==> flow/design.v <==
`timescale 1ns / 1ps
module syntropy_core #(
    parameter DATA_WIDTH = 16,
    parameter ADDR_WIDTH = 8,
    parameter THRESHOLD_DEFAULT = 16'hE666,   
    parameter LEARNING_RATE = 16'h0019,      
    parameter MAX_ITERATIONS = 8'd10
)(
    input wire clk,
    input wire rst_n,
    input wire [DATA_WIDTH-1:0] voltage_drift,     
    input wire [DATA_WIDTH-1:0] packet_loss,       
    input wire [DATA_WIDTH-1:0] temp_variance,     
    input wire [DATA_WIDTH-1:0] phase_jitter,      
    input wire [DATA_WIDTH-1:0] threshold,         
    input wire enable_learning,                    
    input wire mesh_broadcast_en,                  
    output reg stable,                             
    output reg [DATA_WIDTH-1:0] flux_value,        
    output reg [DATA_WIDTH-1:0] correction_vector,  
    output reg [DATA_WIDTH-1:0] optimized_params,  
    output reg learning_active,                    
    output reg mesh_broadcast_req,                 
    input wire [DATA_WIDTH-1:0] mesh_flux_in,      
    input wire [DATA_WIDTH-1:0] mesh_correction_in,  
    input wire mesh_valid_in,                      
    output reg [DATA_WIDTH-1:0] mesh_flux_out,     
    output reg [DATA_WIDTH-1:0] mesh_correction_out,  
    output reg mesh_valid_out,                     
    output reg [7:0] iteration_count,              
    output reg [3:0] state,                        
    output reg error_flag                          
);
    localparam IDLE = 4'd0;
    localparam EVALUATE = 4'd1;
    localparam LEARN = 4'd2;
    localparam CORRECT = 4'd3;
    localparam BROADCAST = 4'd4;
    localparam ERROR = 4'd5;
    reg [DATA_WIDTH-1:0] flux_reg;
    reg [DATA_WIDTH-1:0] threshold_reg;
    reg [DATA_WIDTH-1:0] metrics [0:3];   
    reg [DATA_WIDTH-1:0] gradients [0:3];  
    reg [DATA_WIDTH-1:0] params [0:3];    
    reg [7:0] iter_count;
    reg [3:0] current_state;
    reg learning_en;
    reg mesh_en;
    wire [DATA_WIDTH-1:0] flux_calc;
    wire signed [22:0] gradient_calc [0:3];
    wire signed [31:0] scaled_step [0:3];
    wire [DATA_WIDTH-1:0] param_update [0:3];
    wire signed [17:0] flux_error;
    localparam signed [31:0] LEARNING_RATE_S = LEARNING_RATE;
    wire overflow_flag;
    assign flux_calc = 16'h0100 - (voltage_drift + packet_loss + 
                                   (temp_variance >> 8) + phase_jitter);
    assign flux_error = $signed({2'b00, threshold_reg}) - $signed({2'b00, flux_reg});
    assign gradient_calc[0] = -2 * flux_error;  
    assign gradient_calc[1] = -2 * flux_error;  
    assign gradient_calc[2] = (-2 * flux_error) >>> 8;  
    assign gradient_calc[3] = -2 * flux_error;  
    assign scaled_step[0] = (LEARNING_RATE_S * gradient_calc[0]) >>> 8;
    assign scaled_step[1] = (LEARNING_RATE_S * gradient_calc[1]) >>> 8;
    assign scaled_step[2] = (LEARNING_RATE_S * gradient_calc[2]) >>> 8;
    assign scaled_step[3] = (LEARNING_RATE_S * gradient_calc[3]) >>> 8;
    assign param_update[0] = params[0] - scaled_step[0][DATA_WIDTH-1:0];
    assign param_update[1] = params[1] - scaled_step[1][DATA_WIDTH-1:0];
    assign param_update[2] = params[2] - scaled_step[2][DATA_WIDTH-1:0];
    assign param_update[3] = params[3] - scaled_step[3][DATA_WIDTH-1:0];
    assign overflow_flag = (flux_calc[15] == 1'b1) || 
                          (param_update[0][15] == 1'b1) ||
                          (param_update[1][15] == 1'b1) ||
                          (param_update[2][15] == 1'b1) ||
                          (param_update[3][15] == 1'b1);
    always @(posedge clk or negedge rst_n) begin
        if (!rst_n) begin
            stable <= 1'b0;
            flux_value <= 16'h0000;
            correction_vector <= 16'h0000;
            optimized_params <= 16'h0000;
            learning_active <= 1'b0;
            mesh_broadcast_req <= 1'b0;
            mesh_flux_out <= 16'h0000;
            mesh_correction_out <= 16'h0000;
            mesh_valid_out <= 1'b0;
            iteration_count <= 8'd0;
            state <= IDLE;
            error_flag <= 1'b0;
            params[0] <= 16'h0000;  
            params[1] <= 16'h0000;  
            params[2] <= 16'h0000;  
            params[3] <= 16'h0000;  
            threshold_reg <= THRESHOLD_DEFAULT;
            flux_reg <= 16'h0000;
            current_state <= IDLE;
            learning_en <= 1'b0;
            mesh_en <= 1'b0;
            iter_count <= 8'd0;
        end else begin
            threshold_reg <= threshold;
            learning_en <= enable_learning;
            mesh_en <= mesh_broadcast_en;
            metrics[0] <= voltage_drift;
            metrics[1] <= packet_loss;
            metrics[2] <= temp_variance;
            metrics[3] <= phase_jitter;
            case (current_state)
                IDLE: begin
                    stable <= 1'b0;
                    learning_active <= 1'b0;
                    mesh_broadcast_req <= 1'b0;
                    mesh_valid_out <= 1'b0;
                    error_flag <= 1'b0;
                    iter_count <= 8'd0;
                    if (overflow_flag) begin
                        current_state <= ERROR;
                    end else begin
                        current_state <= EVALUATE;
                    end
                end
                EVALUATE: begin
                    flux_reg <= flux_calc;
                    flux_value <= flux_calc;
                    if (flux_calc >= threshold_reg) begin
                        stable <= 1'b1;
                        correction_vector <= 16'h0000;
                        current_state <= IDLE;
                    end else begin
                        stable <= 1'b0;
                        correction_vector <= threshold_reg - flux_calc;
                        if (learning_en) begin
                            current_state <= LEARN;
                        end else begin
                            current_state <= CORRECT;
                        end
                    end
                end
                LEARN: begin
                    learning_active <= 1'b1;
                    if (iter_count < MAX_ITERATIONS) begin
                        gradients[0] <= gradient_calc[0];
                        gradients[1] <= gradient_calc[1];
                        gradients[2] <= gradient_calc[2];
                        gradients[3] <= gradient_calc[3];
                        params[0] <= param_update[0];
                        params[1] <= param_update[1];
                        params[2] <= param_update[2];
                        params[3] <= param_update[3];
                        iter_count <= iter_count + 1;
                        iteration_count <= iter_count + 1;
                        flux_reg <= 16'h0100 - (param_update[0] + param_update[1] + 
                                               (param_update[2] >> 8) + param_update[3]);
                    end else begin
                        learning_active <= 1'b0;
                        optimized_params <= params[0] + params[1] + params[2] + params[3];
                        current_state <= CORRECT;
                    end
                end
                CORRECT: begin
                    if (mesh_en && mesh_valid_in) begin
                        correction_vector <= mesh_correction_in;
                    end
                    current_state <= BROADCAST;
                end
                BROADCAST: begin
                    mesh_flux_out <= flux_reg;
                    mesh_correction_out <= correction_vector;
                    mesh_valid_out <= 1'b1;
                    mesh_broadcast_req <= 1'b1;
                    current_state <= IDLE;
                end
                ERROR: begin
                    error_flag <= 1'b1;
                    stable <= 1'b0;
                    learning_active <= 1'b0;
                    mesh_broadcast_req <= 1'b0;
                    mesh_valid_out <= 1'b0;
                end
                default: begin
                    current_state <= IDLE;
                end
            endcase
            state <= current_state;
        end
    end
    always @(posedge clk) begin
        if (mesh_valid_in && mesh_en) begin
        end
    end
endmodule
==> reports on syntropy_core <==
==> Step by step through the tools: syntropy_core <==
Each step is given for the RTL above and for the edited RTL.
Lines under "before" count in the file above, lines under "after" in the edited file.
"change": "after" minus "before" as printed here.
Operators: Yosys type, input widths -> output width; for muxes data width and select width s.
Library cell names are shortened.
{ "setup": {"design": "syntropy_core", "clock": "clk", "lib": "sky130hd", "lib_corner": "tt_025C_1v80"} }

==> Edit of the RTL <==
Unified diff, file above to edited file.
The edited RTL no longer does the same as the RTL above: the edit was made by script, with no optimisation intended.
begin of diff
@@ -151,5 +151,5 @@
                         iteration_count <= iter_count + 1;
                         flux_reg <= 16'h0100 - (param_update[0] + param_update[1] + 
-                                               (param_update[2] >> 8) + param_update[3]);
+                                               (param_update[2] >> 8) | param_update[3]);
                     end else begin
                         learning_active <= 1'b0;
end of diff

==> Word-level counts <==
Yosys after proc, flatten, opt, wreduce and memory -nomap, before mapping. Print and check cells are not counted.
{ "bits": {"columns": ["item", "before", "after", "change"], "rows": [
  ["register_bits", 206, 206, 0],
  ["latchBits", 0, 0, 0],
  ["mem_bits_rw", 0, 0, 0],
  ["mem_bits_ro", 0, 0, 0],
  ["clocked_rd_ports_x_width", 0, 0, 0],
  ["n_memories", 0, 0, 0],
  ["inputBits", 117, 117, 0],
  ["out_inout_bits", 97, 97, 0]
]} }
{ "op_classes": {"columns": ["item", "before", "after", "change"], "rows": [
  ["n_addsub", 19, 18, -1],
  ["mul", 2, 2, 0],
  ["n_div", 0, 0, 0],
  ["n_cmp", 2, 2, 0],
  ["eq_ne", 8, 8, 0],
  ["n_shift", 0, 0, 0],
  ["n_mux", 18, 18, 0],
  ["bitwise", 2, 3, 1],
  ["n_reduce_logical", 20, 20, 0]
]} }
{ "op_table": {"columns": ["cell", "before", "after", "change"], "rows": [
  ["$add 16x16->16", 7, 6, -1],
  ["$or 16x16->16", 0, 1, 1],
  ["$reduce_bool 2->1", 7, 7, 0],
  ["$reduce_and 2->1", 6, 6, 0],
  ["$sub 16x16->16", 5, 5, 0],
  ["$logic_or 1x1->1", 4, 4, 0],
  ["$pmux 1 s2", 4, 4, 0],
  ["$mux 1", 3, 3, 0],
  ["$mux 16", 3, 3, 0],
  ["$ne 2x2->1 const B", 3, 3, 0],
  ["$add 16x8->16", 2, 2, 0],
  ["$eq 4x2->1 const B", 2, 2, 0],
  ["$eq 4x3->1 const B", 2, 2, 0],
  ["$not 1->1", 2, 2, 0],
  ["$pmux 16 s2", 2, 2, 0],
  ["$sub 9x16->16 const A", 2, 2, 0],
  ["$add 8x1->8 const B", 1, 1, 0],
  ["$eq 4x1->1 const B", 1, 1, 0],
  ["$ge 16x16->1", 1, 1, 0],
  ["$logic_and 1x1->1", 1, 1, 0],
  ["$logic_not 4->1", 1, 1, 0],
  ["$lt 8x4->1 const B", 1, 1, 0],
  ["$mul 6x22->23 const A", 1, 1, 0],
  ["$mul 6x23->24 const A", 1, 1, 0],
  ["$mux 2", 1, 1, 0],
  ["$mux 3", 1, 1, 0],
  ["$mux 4", 1, 1, 0],
  ["$mux 8", 1, 1, 0]
]} }
The list need not be complete.

==> Logic depth <==
Depth = most cells in a row (Yosys ltp): at word level without a register or memory, in the mapped netlist without a sequential cell, where the memories' decode and read muxes count.
{ "depth": {"columns": ["item", "before", "after", "change"], "rows": [
  ["word_depth", 10, 10, 0],
  ["ABC_AREA", "0", "0", null],
  ["ltp_mapped", 54, 50, -4]
]} }

==> Mapped cells and area <==
Source: synth_stat.txt of the flow (Yosys; design flattened, memories mapped). It holds for the ABC_AREA given above (unset counts as 0); a run with the other value may have another netlist.
{ "mapped": {"columns": ["item", "before", "after", "change"], "rows": [
  ["mapped_cells", 2071, 2087, 16],
  ["yosys_area_um2", 19094.6, 18800.5, -294.1],
  ["seq_area_um2", 5116.2, 5116.2, 0.0],
  ["flip_flops", 204, 204, 0],
  ["n_buf", 50, 47, -3]
]} }
{ "types": {"columns": ["cell", "before", "after", "change"], "rows": [
  ["nand2_1", 223, 275, 52],
  ["nor2_1", 96, 128, 32],
  ["xnor2_1", 105, 120, 15],
  ["ha_1", 262, 248, -14],
  ["a21oi_1", 109, 95, -14],
  ["o21ai_0", 152, 139, -13],
  ["a211oi_1", 19, 6, -13],
  ["fa_1", 101, 90, -11],
  ["nand3_1", 28, 21, -7],
  ["nand2b_1", 24, 17, -7],
  ["inv_1", 237, 232, -5],
  ["xor2_1", 56, 51, -5],
  ["clkbuf_1", 43, 38, -5],
  ["a21o_1", 41, 36, -5],
  ["and3_1", 21, 16, -5],
  ["o21a_1", 15, 20, 5],
  ["or2_2", 8, 13, 5],
  ["nand4_1", 6, 11, 5]
]} }
The list need not be complete.

==> Timing after synthesis <==
OpenSTA on the mapped netlist: ideal clock, no wires. The path of least setup slack (recovery checks aside). Input and output delay are each 20% of the period. Register names are those of the netlist, which keeps one name where synthesis merged equal registers.
{ "synth_path": {"columns": ["item", "before", "after", "change"], "rows": [
  ["kind", "register to register", "register to register", null],
  ["from", "reg threshold_reg[1]", "reg threshold_reg[0]", null],
  ["to", "reg flux_reg[14]", "reg flux_reg[15]", null],
  ["period_ns", 13.0, 13.0, 0.0],
  ["setup_ns", 0.087, 0.126, 0.039],
  ["t_first_pin_ns", 0.000, 0.000, 0.000],
  ["arrival_time_ns", 10.843, 10.499, -0.344],
  ["required_time_ns", 12.913, 12.874, -0.039],
  ["slack_ns", 2.069, 2.375, 0.306],
  ["delay_ns", 10.930, 10.625, -0.305],
  ["stages", 52, 47, -5],
  ["period_less_setup_slack_ns", 10.931, 10.625, -0.306]
]} }
"delay_ns" is the arrival time less input delay plus setup time.
"stages": output pins that drive a net of the path, with the launching flip-flop's if there is one; two outputs of one cell count as two.
"period_less_setup_slack_ns" is the clock period less the worst setup slack; recovery checks do not enter. This is arithmetic on one report: input and output delays are still those of the set period (20% each).
A register here has more assigning lines than the two given.
{ "synth_via_before": {"path_cell_list": "dfstp_2 -> inv_1 -> fa_1 -> nand2b_1 -> a21o_4 -> a211oi_1 -> and2_1 -> nand3_1 -> or3_1 -> nor3_1 -> nor2_1 -> ha_1 -> fa_1 -> ha_1 -> ha_1 -> clkbuf_1 -> nand2_1 -> o31ai_2 -> [... 16 more ...] -> inv_1 -> fa_1 -> inv_1 -> ha_1 -> inv_1 -> fa_1 -> nor2b_1 -> o21ai_0 -> a21boi_0 -> o21ai_0 -> a21boi_0 -> o21ai_0 -> a21boi_0 -> o21a_1 -> nor2_1 -> o21ai_0 -> mux2_2 -> o211ai_1", "cone_cells": 14} }
{ "synth_rtl_before": {"columns": ["item", "line", "rtl"], "rows": [
  ["start, declared", 41, "reg [DATA_WIDTH-1:0] threshold_reg;"],
  ["start, assigned", 94, "threshold_reg <= THRESHOLD_DEFAULT;"],
  ["start, assigned", 101, "threshold_reg <= threshold;"],
  ["end, assigned", 123, "flux_reg <= flux_calc;"],
  ["end, assigned", 152, "flux_reg <= 16'h0100 - (param_update[0] + param_update[1] +"],
  ["end, declared", 40, "reg [DATA_WIDTH-1:0] flux_reg;"]
]} }
before: No chain of elaborated cells between the ends is given.
Some nets on the timed path still bear RTL names; the line given drives or declares the net.
{ "synth_named_nets_before": {"columns": ["signal", "line", "rtl"], "rows": [
  ["param_update[2][10]", 69, "assign param_update[2] = params[2] - scaled_step[2][DATA_WIDTH-1:0];"]
]} }
{ "synth_via_after": {"path_cell_list": "dfrtp_1 -> inv_1 -> ha_1 -> inv_1 -> fa_1 -> a211oi_2 -> o21ai_2 -> a41o_1 -> a222oi_1 -> nand3b_1 -> nor3_4 -> xnor2_1 -> ha_1 -> inv_1 -> fa_1 -> inv_1 -> ha_1 -> ha_1 -> [... 11 more ...] -> a21o_1 -> a41oi_1 -> o21ai_0 -> xnor2_1 -> xnor2_2 -> fa_1 -> ha_1 -> or3_1 -> or2_1 -> a311o_1 -> a31o_1 -> a21o_1 -> a21o_1 -> xnor2_1 -> xnor3_1 -> nor2_1 -> xnor2_1 -> a221o_1", "cone_cells": 14} }
{ "synth_rtl_after": {"columns": ["item", "line", "rtl"], "rows": [
  ["start, declared", 41, "reg [DATA_WIDTH-1:0] threshold_reg;"],
  ["start, assigned", 94, "threshold_reg <= THRESHOLD_DEFAULT;"],
  ["start, assigned", 101, "threshold_reg <= threshold;"],
  ["end, assigned", 123, "flux_reg <= flux_calc;"],
  ["end, assigned", 152, "flux_reg <= 16'h0100 - (param_update[0] + param_update[1] +"],
  ["end, declared", 40, "reg [DATA_WIDTH-1:0] flux_reg;"]
]} }
after: No chain of elaborated cells between the ends is given.
{ "synth_named_nets_after": {"columns": ["signal", "line", "rtl"], "rows": [
  ["param_update[2][15]", 69, "assign param_update[2] = params[2] - scaled_step[2][DATA_WIDTH-1:0];"]
]} }

==> Path in the finished layout <==
From the final timing report of the runs of pair 1: the path of least setup slack in the routed layout; clock arrival at registers is part of the times.
{ "layout_path": {"columns": ["item", "before", "after", "change"], "rows": [
  ["kind", "register to register", "register to register", null],
  ["from", "reg threshold_reg[1]", "reg threshold_reg[0]", null],
  ["to", "reg flux_reg[14]", "reg flux_reg[15]", null],
  ["period_ns", 13.0, 13.0, 0.0],
  ["setup_ns", 0.09, 0.11, 0.02],
  ["t_first_pin_ns", 0.54, 0.56, 0.02],
  ["arrival_time_ns", 12.60, 12.56, -0.04],
  ["required_time_ns", 13.46, 13.45, -0.01],
  ["slack_ns", 0.86, 0.89, 0.03],
  ["stages", 49, 47, -2]
]} }
Between the ends stands the longest chain of elaborated cells between them, by number of cells; it is not shown to be the way that was timed. Of several equally long chains one is given.
A line is the first line of the expression or statement that the cell stems from. Yosys adds cells for indexed reads and writes and turns some case tables into memories.
A register here has more assigning lines than the two given.
{ "layout_via_before": {"path_cell_list": "dfstp_2 -> inv_1 -> fa_1 -> nand2b_1 -> a21o_4 -> a211oi_2 -> and2_1 -> nand3_1 -> or3_1 -> and2_1 -> ha_1 -> ha_1 -> xor2_1 -> ha_1 -> ha_1 -> and3_1 -> nand3_1 -> o21ba_2 -> [... 13 more ...] -> a21oi_1 -> xnor2_1 -> fa_1 -> fa_1 -> ha_1 -> ha_1 -> nor2b_1 -> o21ai_0 -> a21boi_1 -> o21ai_0 -> a21boi_1 -> o21ai_0 -> a21boi_1 -> o21a_1 -> nor2_1 -> o21ai_0 -> mux2_2 -> o211ai_1", "elab_chain_cells": 10, "cone_cells": 14} }
{ "layout_rtl_before": {"columns": ["item", "line", "rtl"], "rows": [
  ["start, declared", 41, "reg [DATA_WIDTH-1:0] threshold_reg;"],
  ["start, assigned", 94, "threshold_reg <= THRESHOLD_DEFAULT;"],
  ["start, assigned", 101, "threshold_reg <= threshold;"],
  ["$sub 16x16->17", 58, "assign flux_error = $signed({2'b00, threshold_reg}) - $signed({2'b00, flux_reg});"],
  ["$neg 17->30", 59, "assign gradient_calc[0] = -2 * flux_error;"],
  ["$mul 6x22->23", 63, "assign scaled_step[0] = (LEARNING_RATE_S * gradient_calc[0]) >>> 8;"],
  ["$sub 16x16->16", 67, "assign param_update[0] = params[0] - scaled_step[0][DATA_WIDTH-1:0];"],
  ["$add 16x16->16", 152, "flux_reg <= 16'h0100 - (param_update[0] + param_update[1] +"],
  ["$add 16x8->16", 152, null],
  ["$add 16x16->16", 152, null],
  ["$sub 9x16->16", 152, null],
  ["$mux 16", 141, "if (iter_count < MAX_ITERATIONS) begin"],
  ["$pmux 16 s2", 108, "case (current_state)"],
  ["end, assigned", 123, "flux_reg <= flux_calc;"],
  ["end, assigned", 152, null],
  ["end, declared", 40, "reg [DATA_WIDTH-1:0] flux_reg;"]
]} }
{ "layout_via_after": {"path_cell_list": "dfrtp_1 -> inv_1 -> ha_1 -> inv_1 -> fa_1 -> a211o_1 -> o21ai_2 -> xnor2_2 -> nor4_4 -> o2111ai_2 -> or3b_2 -> xor2_1 -> ha_1 -> inv_1 -> fa_1 -> inv_1 -> ha_1 -> ha_1 -> [... 11 more ...] -> a21o_1 -> a41oi_1 -> o21ai_0 -> xnor2_1 -> xnor2_2 -> fa_1 -> ha_1 -> or3_1 -> or2_1 -> a311o_1 -> a31o_1 -> a21o_1 -> a21o_1 -> xnor2_1 -> xnor3_1 -> nor2_1 -> xnor2_1 -> a221o_1", "cone_cells": 14} }
{ "layout_rtl_after": {"columns": ["item", "line", "rtl"], "rows": [
  ["start, declared", 41, "reg [DATA_WIDTH-1:0] threshold_reg;"],
  ["start, assigned", 94, "threshold_reg <= THRESHOLD_DEFAULT;"],
  ["start, assigned", 101, "threshold_reg <= threshold;"],
  ["end, assigned", 123, "flux_reg <= flux_calc;"],
  ["end, assigned", 152, "flux_reg <= 16'h0100 - (param_update[0] + param_update[1] +"],
  ["end, declared", 40, "reg [DATA_WIDTH-1:0] flux_reg;"]
]} }
after: No chain of elaborated cells between the ends is given.
Some nets on the timed path still bear RTL names; the line given drives or declares the net.
{ "layout_named_nets_after": {"columns": ["signal", "line", "rtl"], "rows": [
  ["param_update[2][15]", 69, "assign param_update[2] = params[2] - scaled_step[2][DATA_WIDTH-1:0];"]
]} }

==> Measured runs <==
Runs of the flow (Yosys, OpenROAD) on both versions; the two runs of a pair have the same settings. The constraints put input and output delay at 20% of the set period each and load the outputs with 0.01 pF.
{ "flow_settings_pair_1": {"CORE_UTILIZATION": 40, "period_ns": 13.0, "CAP_MARGIN": 20, "CORE_MARGIN": 2, "SLEW_MARGIN": 20} }
{ "results_pair_1": {"columns": ["item", "before", "after", "change"], "rows": [
  ["yosys.chip_area_um2", 19094.6, 18800.5, -294.1],
  ["final_die_area_um2", 49499.6, 48750.4, -749.2],
  ["finalCellArea_um2", 22559.1, 22186.3, -372.8],
  ["finalUtil_frac", 0.475, 0.478, 0.003],
  ["worst_setup_slack_ns", 0.859, 0.893, 0.034],
  ["setup_tns_ns", 0.000, 0.000, 0.000],
  ["timing.hold.ws_ns", 0.473, 0.474, 0.001],
  ["achievedPeriod_ns", 12.141, 12.107, -0.034]
]} }
{ "flow_settings_pair_2": {"ABC_AREA": 1, "CAP_MARGIN": 20, "CELL_PAD_IN_SITES_GLOBAL_PLACEMENT": 2, "CORE_UTILIZATION": 21, "CTS_CLUSTER_DIAMETER": 109, "GPL_TIMING_DRIVEN": 0, "MAX_ROUTING_LAYER": "met4", "PLACE_DENSITY_LB_ADDON": 0.04, "SETUP_SLACK_MARGIN": 1.62, "SLEW_MARGIN": 10, "TNS_END_PERCENT": 5, "period_ns": 19.6, "CORE_MARGIN": 2} }
{ "results_pair_2": {"columns": ["item", "before", "after", "change"], "rows": [
  ["yosys.chip_area_um2", 19567.5, 19112.1, -455.4],
  ["final_die_area_um2", 95635.6, 93440.3, -2195.3],
  ["finalCellArea_um2", 24030.5, 23597.6, -432.9],
  ["finalUtil_frac", 0.261, 0.262, 0.001],
  ["worst_setup_slack_ns", 8.058, 6.704, -1.354],
  ["setup_tns_ns", 0.000, 0.000, 0.000],
  ["timing.hold.ws_ns", 0.470, 0.468, -0.002],
  ["achievedPeriod_ns", 11.542, 12.896, 1.354]
]} }
By "achievedPeriod_ns" is meant the clock period of the run minus its worst setup slack. This is arithmetic on one report: input and output delays are still those of the set period (20% each).
